==> flow/design.v <==
`timescale 1ns / 1ps
module apb_master#(parameter addr_width =5 , data_width = 16) (
    input bit pclk,                   
    input bit preset_n,               
    input logic pready,               
    input logic transfer,             
    input logic [data_width - 1 : 0] prdata,  
    input logic [addr_width - 1 : 0] apb_paddr,  
    input logic [data_width - 1 : 0] apb_pwdata,  
    input logic apb_control,          
    output logic [addr_width - 1 : 0] paddr,  
    output logic pselx,               
    output bit penable,               
    output logic pwrite,              
    output logic [data_width - 1 : 0] pwdata,  
    output logic [data_width / 8 - 1 : 0] pstrb,  
    output logic [data_width - 1 : 0] apb_prdata  
);
localparam logic [2:0] idle   = 3'b001;  
localparam logic [2:0] setup  = 3'b010;  
localparam logic [2:0] access = 3'b100;  
logic [2:0] present_state, next_state;   
logic [data_width - 1 : 0] temp_apb_prdata;
always_ff @(posedge pclk, negedge preset_n) begin
    if (!preset_n)
        present_state <= idle;       
    else
        present_state <= next_state;  
end
always_comb begin
    case (present_state)
        idle: begin
            if (transfer) begin
                next_state = setup;
            end else begin
                next_state = idle;
            end
        end
        setup: begin
            if (transfer) begin 
                next_state = access;
            end else begin
                next_state = idle;
            end
        end
        access: begin
            if (pready == 'b1) begin
                next_state = idle;
            end else begin
                next_state = access;  
            end
        end
        default: next_state = idle;   
    endcase
end
always_comb begin
    case (present_state)
        idle: begin
            pselx   = 'b0;   
            penable = 'b0;   
        end
        setup: begin
            pselx   = 'b1;   
            penable = 'b0;   
        end
        access: begin
            pselx   = 'b1;   
            penable = 'b1;   
        end
        default: begin
            pselx   = 'b0;
            penable = 'b0;
        end
    endcase
end           
always_comb begin
    if ((present_state == setup) || (present_state == access)) begin
        paddr = apb_paddr;  
        if (apb_control) begin  
            pwdata = apb_pwdata;
        end else begin  
            pwdata = 'b0;
        end
    end else begin  
        paddr = 'b0;
        pwdata = 'b0;
    end
end
always_ff @(posedge pclk, negedge preset_n) begin
    if (!preset_n) begin
        temp_apb_prdata <= '0;
    end else if (pready && !apb_control) begin
        temp_apb_prdata <= prdata;
    end
end
always_comb begin
    if (pwrite && pselx && penable) begin
        pstrb = {data_width / 8 {1'b1}};
    end else begin
        pstrb = 'b0;  
    end
end
assign pwrite = apb_control;
assign apb_prdata=temp_apb_prdata;
endmodule
`timescale 1ns / 1ps
module apb_slave#(
    parameter addr_width = 5,
    parameter data_width = 16
)(
    input  logic pclk,
    input  logic preset_n,
    input  logic pselx,
    input  logic penable,
    input  logic pwrite,
    input  logic [addr_width - 1 : 0] paddr,
    input  logic [data_width - 1 : 0] pwdata,
    output logic [data_width - 1 : 0] apb_spwdata,
    output logic [data_width - 1 : 0] prdata,
    output logic pready
);
    logic [data_width-1:0] mem [0:2**addr_width]; 
    typedef enum logic [1:0] {
        IDLE = 2'b00,
        SETUP = 2'b01,
        ACCESS = 2'b10
    } state_t;
    state_t present_state, next_state;
    always_ff @(posedge pclk or negedge preset_n) begin
        if (!preset_n)
            present_state <= IDLE;
        else
            present_state <= next_state;
    end 
    always_comb begin
        case (present_state)
            IDLE: begin
                if (pselx && !penable)  
                    next_state = SETUP;
                else
                    next_state = IDLE;
            end
            SETUP: begin
                if (pselx && penable)  
                    next_state = ACCESS;
                else
                    next_state = IDLE;
            end
            ACCESS: begin
                if (!pselx)  
                    next_state = IDLE;
                else
                    next_state = SETUP;  
            end
            default: next_state = IDLE;
        endcase
    end
    always_ff @(posedge pclk or negedge preset_n) begin
        if (!preset_n)
            pready <= 1'b0;
        else if (present_state == ACCESS)
            pready <= 1'b1;
        else
            pready <= 1'b0;
    end
    always_ff @(posedge pclk) begin
       if (pready && pwrite) begin
            mem[paddr] <= pwdata;
            apb_spwdata <= pwdata;
        end
    end
    always_ff @(posedge pclk) begin
        if (pready && !pwrite)
            prdata <= mem[paddr];
    end
endmodule
`timescale 1ns / 1ps
module apb_wrapper#(parameter addr_width = 5, data_width = 16)(
    input bit pclk,                   
    input bit preset_n,               
    input logic transfer,  
    input logic [addr_width - 1 : 0] apb_paddr,  
    input logic [data_width - 1 : 0] apb_pwdata,  
    input logic apb_control ,         
    output logic [data_width - 1 : 0] apb_spwdata,   
    output logic [data_width - 1 : 0] apb_prdata  
    );
    logic [addr_width-1:0] paddr;
    logic pselx;
    bit penable;
    logic pwrite;
    logic [data_width-1:0] pwdata;
    logic [data_width/8-1:0] pstrb; 
    logic                    pready;
    logic [data_width -1:0]  prdata;
    apb_master #(.addr_width(addr_width), .data_width(data_width)) DUT (
        .pclk(pclk),
        .preset_n(preset_n),
        .pready(pready),
        .transfer(transfer),
        .prdata(prdata),
        .apb_paddr(apb_paddr),
        .apb_pwdata(apb_pwdata),
        .apb_control(apb_control),
        .paddr(paddr),
        .pselx(pselx),
        .penable(penable),
        .pwrite(pwrite),
        .pwdata(pwdata),
        .pstrb(pstrb),
        .apb_prdata(apb_prdata)
    );
     apb_slave #(
        .addr_width(addr_width),
        .data_width(data_width)
    ) dut (
        .pclk       (pclk),
        .preset_n   (preset_n),
        .pselx      (pselx),
        .penable    (penable),
        .pwrite     (pwrite),
        .paddr      (paddr),
        .pwdata     (pwdata),
        .apb_spwdata(apb_spwdata),
        .prdata     (prdata),
        .pready     (pready)
    );
endmodule
==> reports on apb_wrapper <==
Reports on apb_wrapper. Tool output for the design above before and after an edit, in the order of the flow. Lines under "original" count in the file above, lines under "edited" in the edited file. "difference": "edited" minus "original" as printed here. "rel. change": 100 x difference / "original". Operators: Yosys type, input widths -> output width; for muxes data width and select width s. Library cell names are shortened. A cell with n/a has no value.

Design top: apb_wrapper. Clock port: pclk. Standard-cell library: sky130hd. Library corner: tt_025C_1v80.

Diff. Unified diff, file above to edited file. This change comes from a script, not from a designer. The edited design behaves differently; no optimisation was intended.

```diff
@@ -146,10 +146,4 @@
                 else
                     next_state = IDLE;
-            end
-            ACCESS: begin
-                if (!pselx)  
-                    next_state = IDLE;
-                else
-                    next_state = SETUP;  
             end
             default: next_state = IDLE;
```

Word level. Source: Yosys, flattened and elaborated, memories not mapped. Widths are those after wreduce; folded enables and synchronous resets count as part of the registers. Registers that Yosys merges into a memory's read port (data or address) are not register bits. Print and check cells do not count. Equal cells are merged and count once. Memory sizes are those after Yosys's memory passes, which may raise the word count (mostly to a power of two), join words into wider ones and drop unused or constant bits.

Operators by class: reduce/logical cells (original 9, edited 9, difference 0, rel. change 0.00%); eq/ne operators (original 5, edited 5, difference 0, rel. change 0.00%); multiplexer cells (original 17, edited 16, difference -1, rel. change -5.88%).

Operators by type and width: $mux 1 (original 6, edited 5, difference -1, rel. change -16.67%); $pmux 2 s3 (original 1, edited 0, difference -1, rel. change -100.00%); $pmux 2 s2 (original 0, edited 1, difference +1).

Operator kinds equal on both sides are left out: 16.

Storage and ports: cells after elaboration (original 37, edited 36, difference -1, rel. change -2.70%); clocked read ports x word width (original 16, edited 16, difference 0, rel. change 0.00%); bits in writable memories (original 528, edited 528, difference 0, rel. change 0.00%); input port bits (original 25, edited 25, difference 0, rel. change 0.00%); bits in registers (original 38, edited 38, difference 0, rel. change 0.00%); memories kept (original 1, edited 1, difference 0, rel. change 0.00%); output and inout port bits (original 32, edited 32, difference 0, rel. change 0.00%).

Memories: shape (words x width / read and write ports) (original dut.mem 33x16 r1 w1, edited dut.mem 33x16 r1 w1).

Depth. Longest topological path by Yosys (ltp), each cell counted once; first at word level (registers and memories cut), then after technology mapping (sequential cells cut; the memories' decode and read muxes count).

Logic depth: word-level depth (original 6, edited 6, difference 0, rel. change 0.00%); ABC_AREA (original 0, edited 0); mapped depth (original 9, edited 9, difference 0, rel. change 0.00%); depth with buffers taken out (original 5, edited 5, difference 0, rel. change 0.00%).

Netlist. Yosys stat after the flow's synthesis: flattened, memories mapped to cells. It holds for the ABC_AREA given above (unset counts as 0); a run with the other value may have another netlist.

Cell types: mux2i_1 (original 29, edited 52, difference +23, rel. change +79.31%); a21oi_1 (original 28, edited 48, difference +20, rel. change +71.43%); nor2_1 (original 54, edited 66, difference +12, rel. change +22.22%); a222oi_1 (original 17, edited 6, difference -11, rel. change -64.71%); and3_1 (original 27, edited 37, difference +10, rel. change +37.04%); nand3_1 (original 26, edited 17, difference -9, rel. change -34.62%); a32o_1 (original 8, edited 1, difference -7, rel. change -87.50%); a221oi_1 (original 23, edited 17, difference -6, rel. change -26.09%); nor3_1 (original 5, edited 11, difference +6, rel. change +120.00%); clkbuf_1 (original 33, edited 28, difference -5, rel. change -15.15%); a31o_1 (original 5, edited 0, difference -5, rel. change -100.00%); o2bb2ai_1 (original 0, edited 5, difference +5); and2_1 (original 9, edited 5, difference -4, rel. change -44.44%); or4_1 (original 4, edited 8, difference +4, rel. change +100.00%); buf_4 (original 3, edited 7, difference +4, rel. change +133.33%); a31o_2 (original 1, edited 5, difference +4, rel. change +400.00%); nand2_1 (original 66, edited 69, difference +3, rel. change +4.55%); a31oi_1 (original 32, edited 29, difference -3, rel. change -9.38%).

Cell types equal on both sides are left out: 13. Not every row of either side is listed.

Synthesis totals: sequential area (mm^2) (original 0.0169137, edited 0.0169137, difference 0.0000000, rel. change 0.00%); cells in the netlist (original 1221, edited 1271, difference +50, rel. change +4.10%); chip area (Yosys) (mm^2) (original 0.0214155, edited 0.0217171, difference +0.0003016, rel. change +1.41%); flip-flop cells (original 567, edited 567, difference 0, rel. change 0.00%); buffer cells (original 74, edited 74, difference 0, rel. change 0.00%).

By module: a second synthesis without flattening, with its own total; a netlist apart from the flattened one above.

Second synthesis, totals: cell total of the unflattened synthesis (original 1318, edited 1344, difference +26, rel. change +1.97%); area total of the unflattened synthesis (mm^2) (original 0.0220386, edited 0.0220874, difference +0.0000488, rel. change +0.22%).

Rows give one instance, submodules left out.

Modules, original: apb_slave (instances 1, cells 1245, area 0.0211027 mm^2); apb_master (instances 1, cells 73, area 0.0009359 mm^2); apb_wrapper (instances 1, cells 0, area 0 mm^2).

Modules, edited: apb_slave (instances 1, cells 1271, area 0.0211515 mm^2); apb_master (instances 1, cells 73, area 0.0009359 mm^2); apb_wrapper (instances 1, cells 0, area 0 mm^2).

Worst setup path after synthesis. Source: OpenSTA report_checks on the synthesized netlist (no wires, ideal clock, input and output delay 20% of the period each), path of least setup slack; recovery checks are left aside. Register names are those of the netlist, which keeps one name where synthesis merged equal registers.

Path after synthesis: path type (original input-to-reg, edited input-to-reg); start (original in apb_control, edited in apb_control); end (original mem dut.mem[24][0], edited mem dut.mem[0][0]); path slack (ns) (original 1.844, edited 1.835, difference -0.009); delay of the path (ns) (original 2.156, edited 2.166, difference +0.010, rel. change +0.46%); clock period (ns) (original 5.0, edited 5.0, difference 0.0, rel. change 0.00%); required time (ns) (original 4.611, edited 4.611, difference 0.000, rel. change 0.00%); launch time at the first pin (ns) (original 1.000, edited 1.000, difference 0.000, rel. change 0.00%); stages (original 4, edited 4, difference 0, rel. change 0.00%); arrival time (ns) (original 2.767, edited 2.777, difference +0.010, rel. change +0.36%); buffers on the path (original 1, edited 1, difference 0, rel. change 0.00%); period reached after synthesis (ns) (original 3.156, edited 3.165, difference +0.009, rel. change +0.29%).

"delay of the path" is the arrival time less input delay plus setup time. "stages": output pins that drive a net of the path, with the launching flip-flop's if there is one; two outputs of one cell count as two. "period reached after synthesis" = period - worst setup slack (recovery checks aside). The figure is calculated, with input and output delays left at 20% of the set period. The rows between start and end are the longest chain of elaborated cells between them; the timing report does not say that the signal goes this way. Where chains are equally long, one stands for them. Each line given opens the expression or statement behind the cell; cells for indexed reads and writes are added by Yosys, which also makes memories of some case tables. original: The path ends at the enable pin of a flip-flop; only ways to that pin are counted.

On the way, after synthesis, original:
Cells stage by stage: and2_1 > clkbuf_1 > nand3_1 > nor2_1. Cells in the longest elaborated chain: 2.

RTL lines, path after synthesis, original: start: declaration (RTL line 184) `input logic apb_control ,`; $logic_and 1x1->1 (RTL line 167) `if (pready && pwrite) begin`; $mux 6 (RTL line 167); end: declaration (RTL line 122) `logic [data_width-1:0] mem [0:2**addr_width];`.

edited: The path ends at the enable pin of a flip-flop; only ways to that pin are counted.

On the way, after synthesis, edited:
Cells stage by stage: and2_1 > clkbuf_1 > o21ai_1 > nor2_1. Cells in the longest elaborated chain: 2.

RTL lines, path after synthesis, edited: start: declaration (RTL line 178) `input logic apb_control ,`; $logic_and 1x1->1 (RTL line 161) `if (pready && pwrite) begin`; $mux 6 (RTL line 161); end: declaration (RTL line 122) `logic [data_width-1:0] mem [0:2**addr_width];`.

Path in the finished layout. From the final timing report of each run of set A: the path of least setup slack in the routed layout; clock arrival at registers is part of the times.

Path after layout: path type (original input-to-reg, edited input-to-reg); start (original in apb_paddr[1], edited in apb_paddr[2]); end (original reg dut.prdata[8], edited reg dut.prdata[9]); launch time at the first pin (ns) (original 1.00, edited 1.00, difference 0.00, rel. change 0.00%); required time (ns) (original 5.49, edited 5.49, difference 0.00, rel. change 0.00%); path slack (ns) (original 1.24, edited 1.40, difference +0.16); clock period (ns) (original 5.0, edited 5.0, difference 0.0, rel. change 0.00%); stages (original 7, edited 8, difference +1, rel. change +14.29%); arrival time (ns) (original 4.25, edited 4.09, difference -0.16, rel. change -3.76%); buffers on the path (original 2, edited 3, difference +1, rel. change +50.00%).

The rows between start and end are the longest chain of elaborated cells between them; the timing report does not say that the signal goes this way. Where chains are equally long, one stands for them.

On the way, after layout, original:
Cells stage by stage: clkdlybuf4s50_1 > o21ai_4 > nor2_2 > buf_12 > a22oi_1 > a31oi_1 > a221o_1. Cells in the longest elaborated chain: 1.

RTL lines, path after layout, original: start: declaration (RTL line 182) `input logic [addr_width - 1 : 0] apb_paddr,`; $mux 5 (RTL line 77) `if ((present_state == setup) || (present_state == access)) begin`; end: declaration (RTL line 119) `output logic [data_width - 1 : 0] prdata,`.

On the way, after layout, edited:
Cells stage by stage: buf_2 > buf_4 > nand2b_1 > nor2_1 > buf_4 > a22oi_1 > a31oi_1 > or4_1. Cells in the longest elaborated chain: 1.

RTL lines, path after layout, edited: start: declaration (RTL line 176) `input logic [addr_width - 1 : 0] apb_paddr,`; $mux 5 (RTL line 77) `if ((present_state == setup) || (present_state == access)) begin`; end: declaration (RTL line 119) `output logic [data_width - 1 : 0] prdata,`.

Flow runs. Runs of the flow (Yosys, OpenROAD) on both versions; the two runs of a pair have the same settings. The constraints put input and output delay at 20% of the set period each and load the outputs with 0.01 pF.

Settings, set A:
The figure for CORE_UTILIZATION is 40. The entry for period_ns reads 5.0. For CAP_MARGIN the number is 20. Under CORE_MARGIN stands 2. Under SLEW_MARGIN stands 20.

Measured results, set A: area of the die (mm^2) (original 0.0554061, edited 0.0561714, difference +0.0007653, rel. change +1.38%); area of the synthesized netlist (mm^2) (original 0.0214155, edited 0.0217171, difference +0.0003016, rel. change +1.41%); standard-cell area after layout (mm^2) (original 0.0252455, edited 0.0252742, difference +0.0000287, rel. change +0.11%); total negative setup slack (ns) (original 0.000, edited 0.000, difference 0.000); total design power (mW) (original 10.115, edited 9.752, difference -0.363, rel. change -3.59%); worst setup slack after layout (ns) (original 1.239, edited 1.402, difference +0.163); clock period achieved (ns) (original 3.761, edited 3.598, difference -0.163, rel. change -4.33%); final design utilization (%) (original 47.8, edited 47.1, difference -0.7).

Settings, set B:
Under CORE_ASPECT_RATIO stands 0.56. Under CORE_MARGIN stands 8. The figure for CORE_UTILIZATION is 54. The entry for CTS_CLUSTER_DIAMETER reads 36. Under CTS_CLUSTER_SIZE stands 17. For PLACE_DENSITY_LB_ADDON the number is 0.03. The figure for SETUP_SLACK_MARGIN is -0.15. The entry for TNS_END_PERCENT reads 65. The entry for period_ns reads 3.08. For CAP_MARGIN the number is 20. Under SLEW_MARGIN stands 20.

Measured results, set B: area of the die (mm^2) (original 0.046556, edited 0.0471614, difference +0.0006054, rel. change +1.30%); area of the synthesized netlist (mm^2) (original 0.0214155, edited 0.0217171, difference +0.0003016, rel. change +1.41%); standard-cell area after layout (mm^2) (original 0.025816, edited 0.0258936, difference +0.0000776, rel. change +0.30%); worst hold slack in the final report (ns) (original 0.401, edited 0.387, difference -0.014); total negative setup slack (ns) (original 0.000, edited 0.000, difference 0.000); total design power (mW) (original 15.435, edited 15.855, difference +0.420, rel. change +2.72%); worst setup slack after layout (ns) (original 0.186, edited 0.170, difference -0.016); clock period achieved (ns) (original 2.894, edited 2.910, difference +0.016, rel. change +0.55%); final design utilization (%) (original 66.2, edited 64.8, difference -1.4).

"clock period achieved" is the run's clock period less its worst setup slack. It is reckoned from that one timing run; input and output delays stay at 20% of the period that was set. By "total design power" is meant OpenSTA's value without simulated activity: inputs other than the clock are taken to toggle once in ten clock periods, and the tool carries that through the logic.
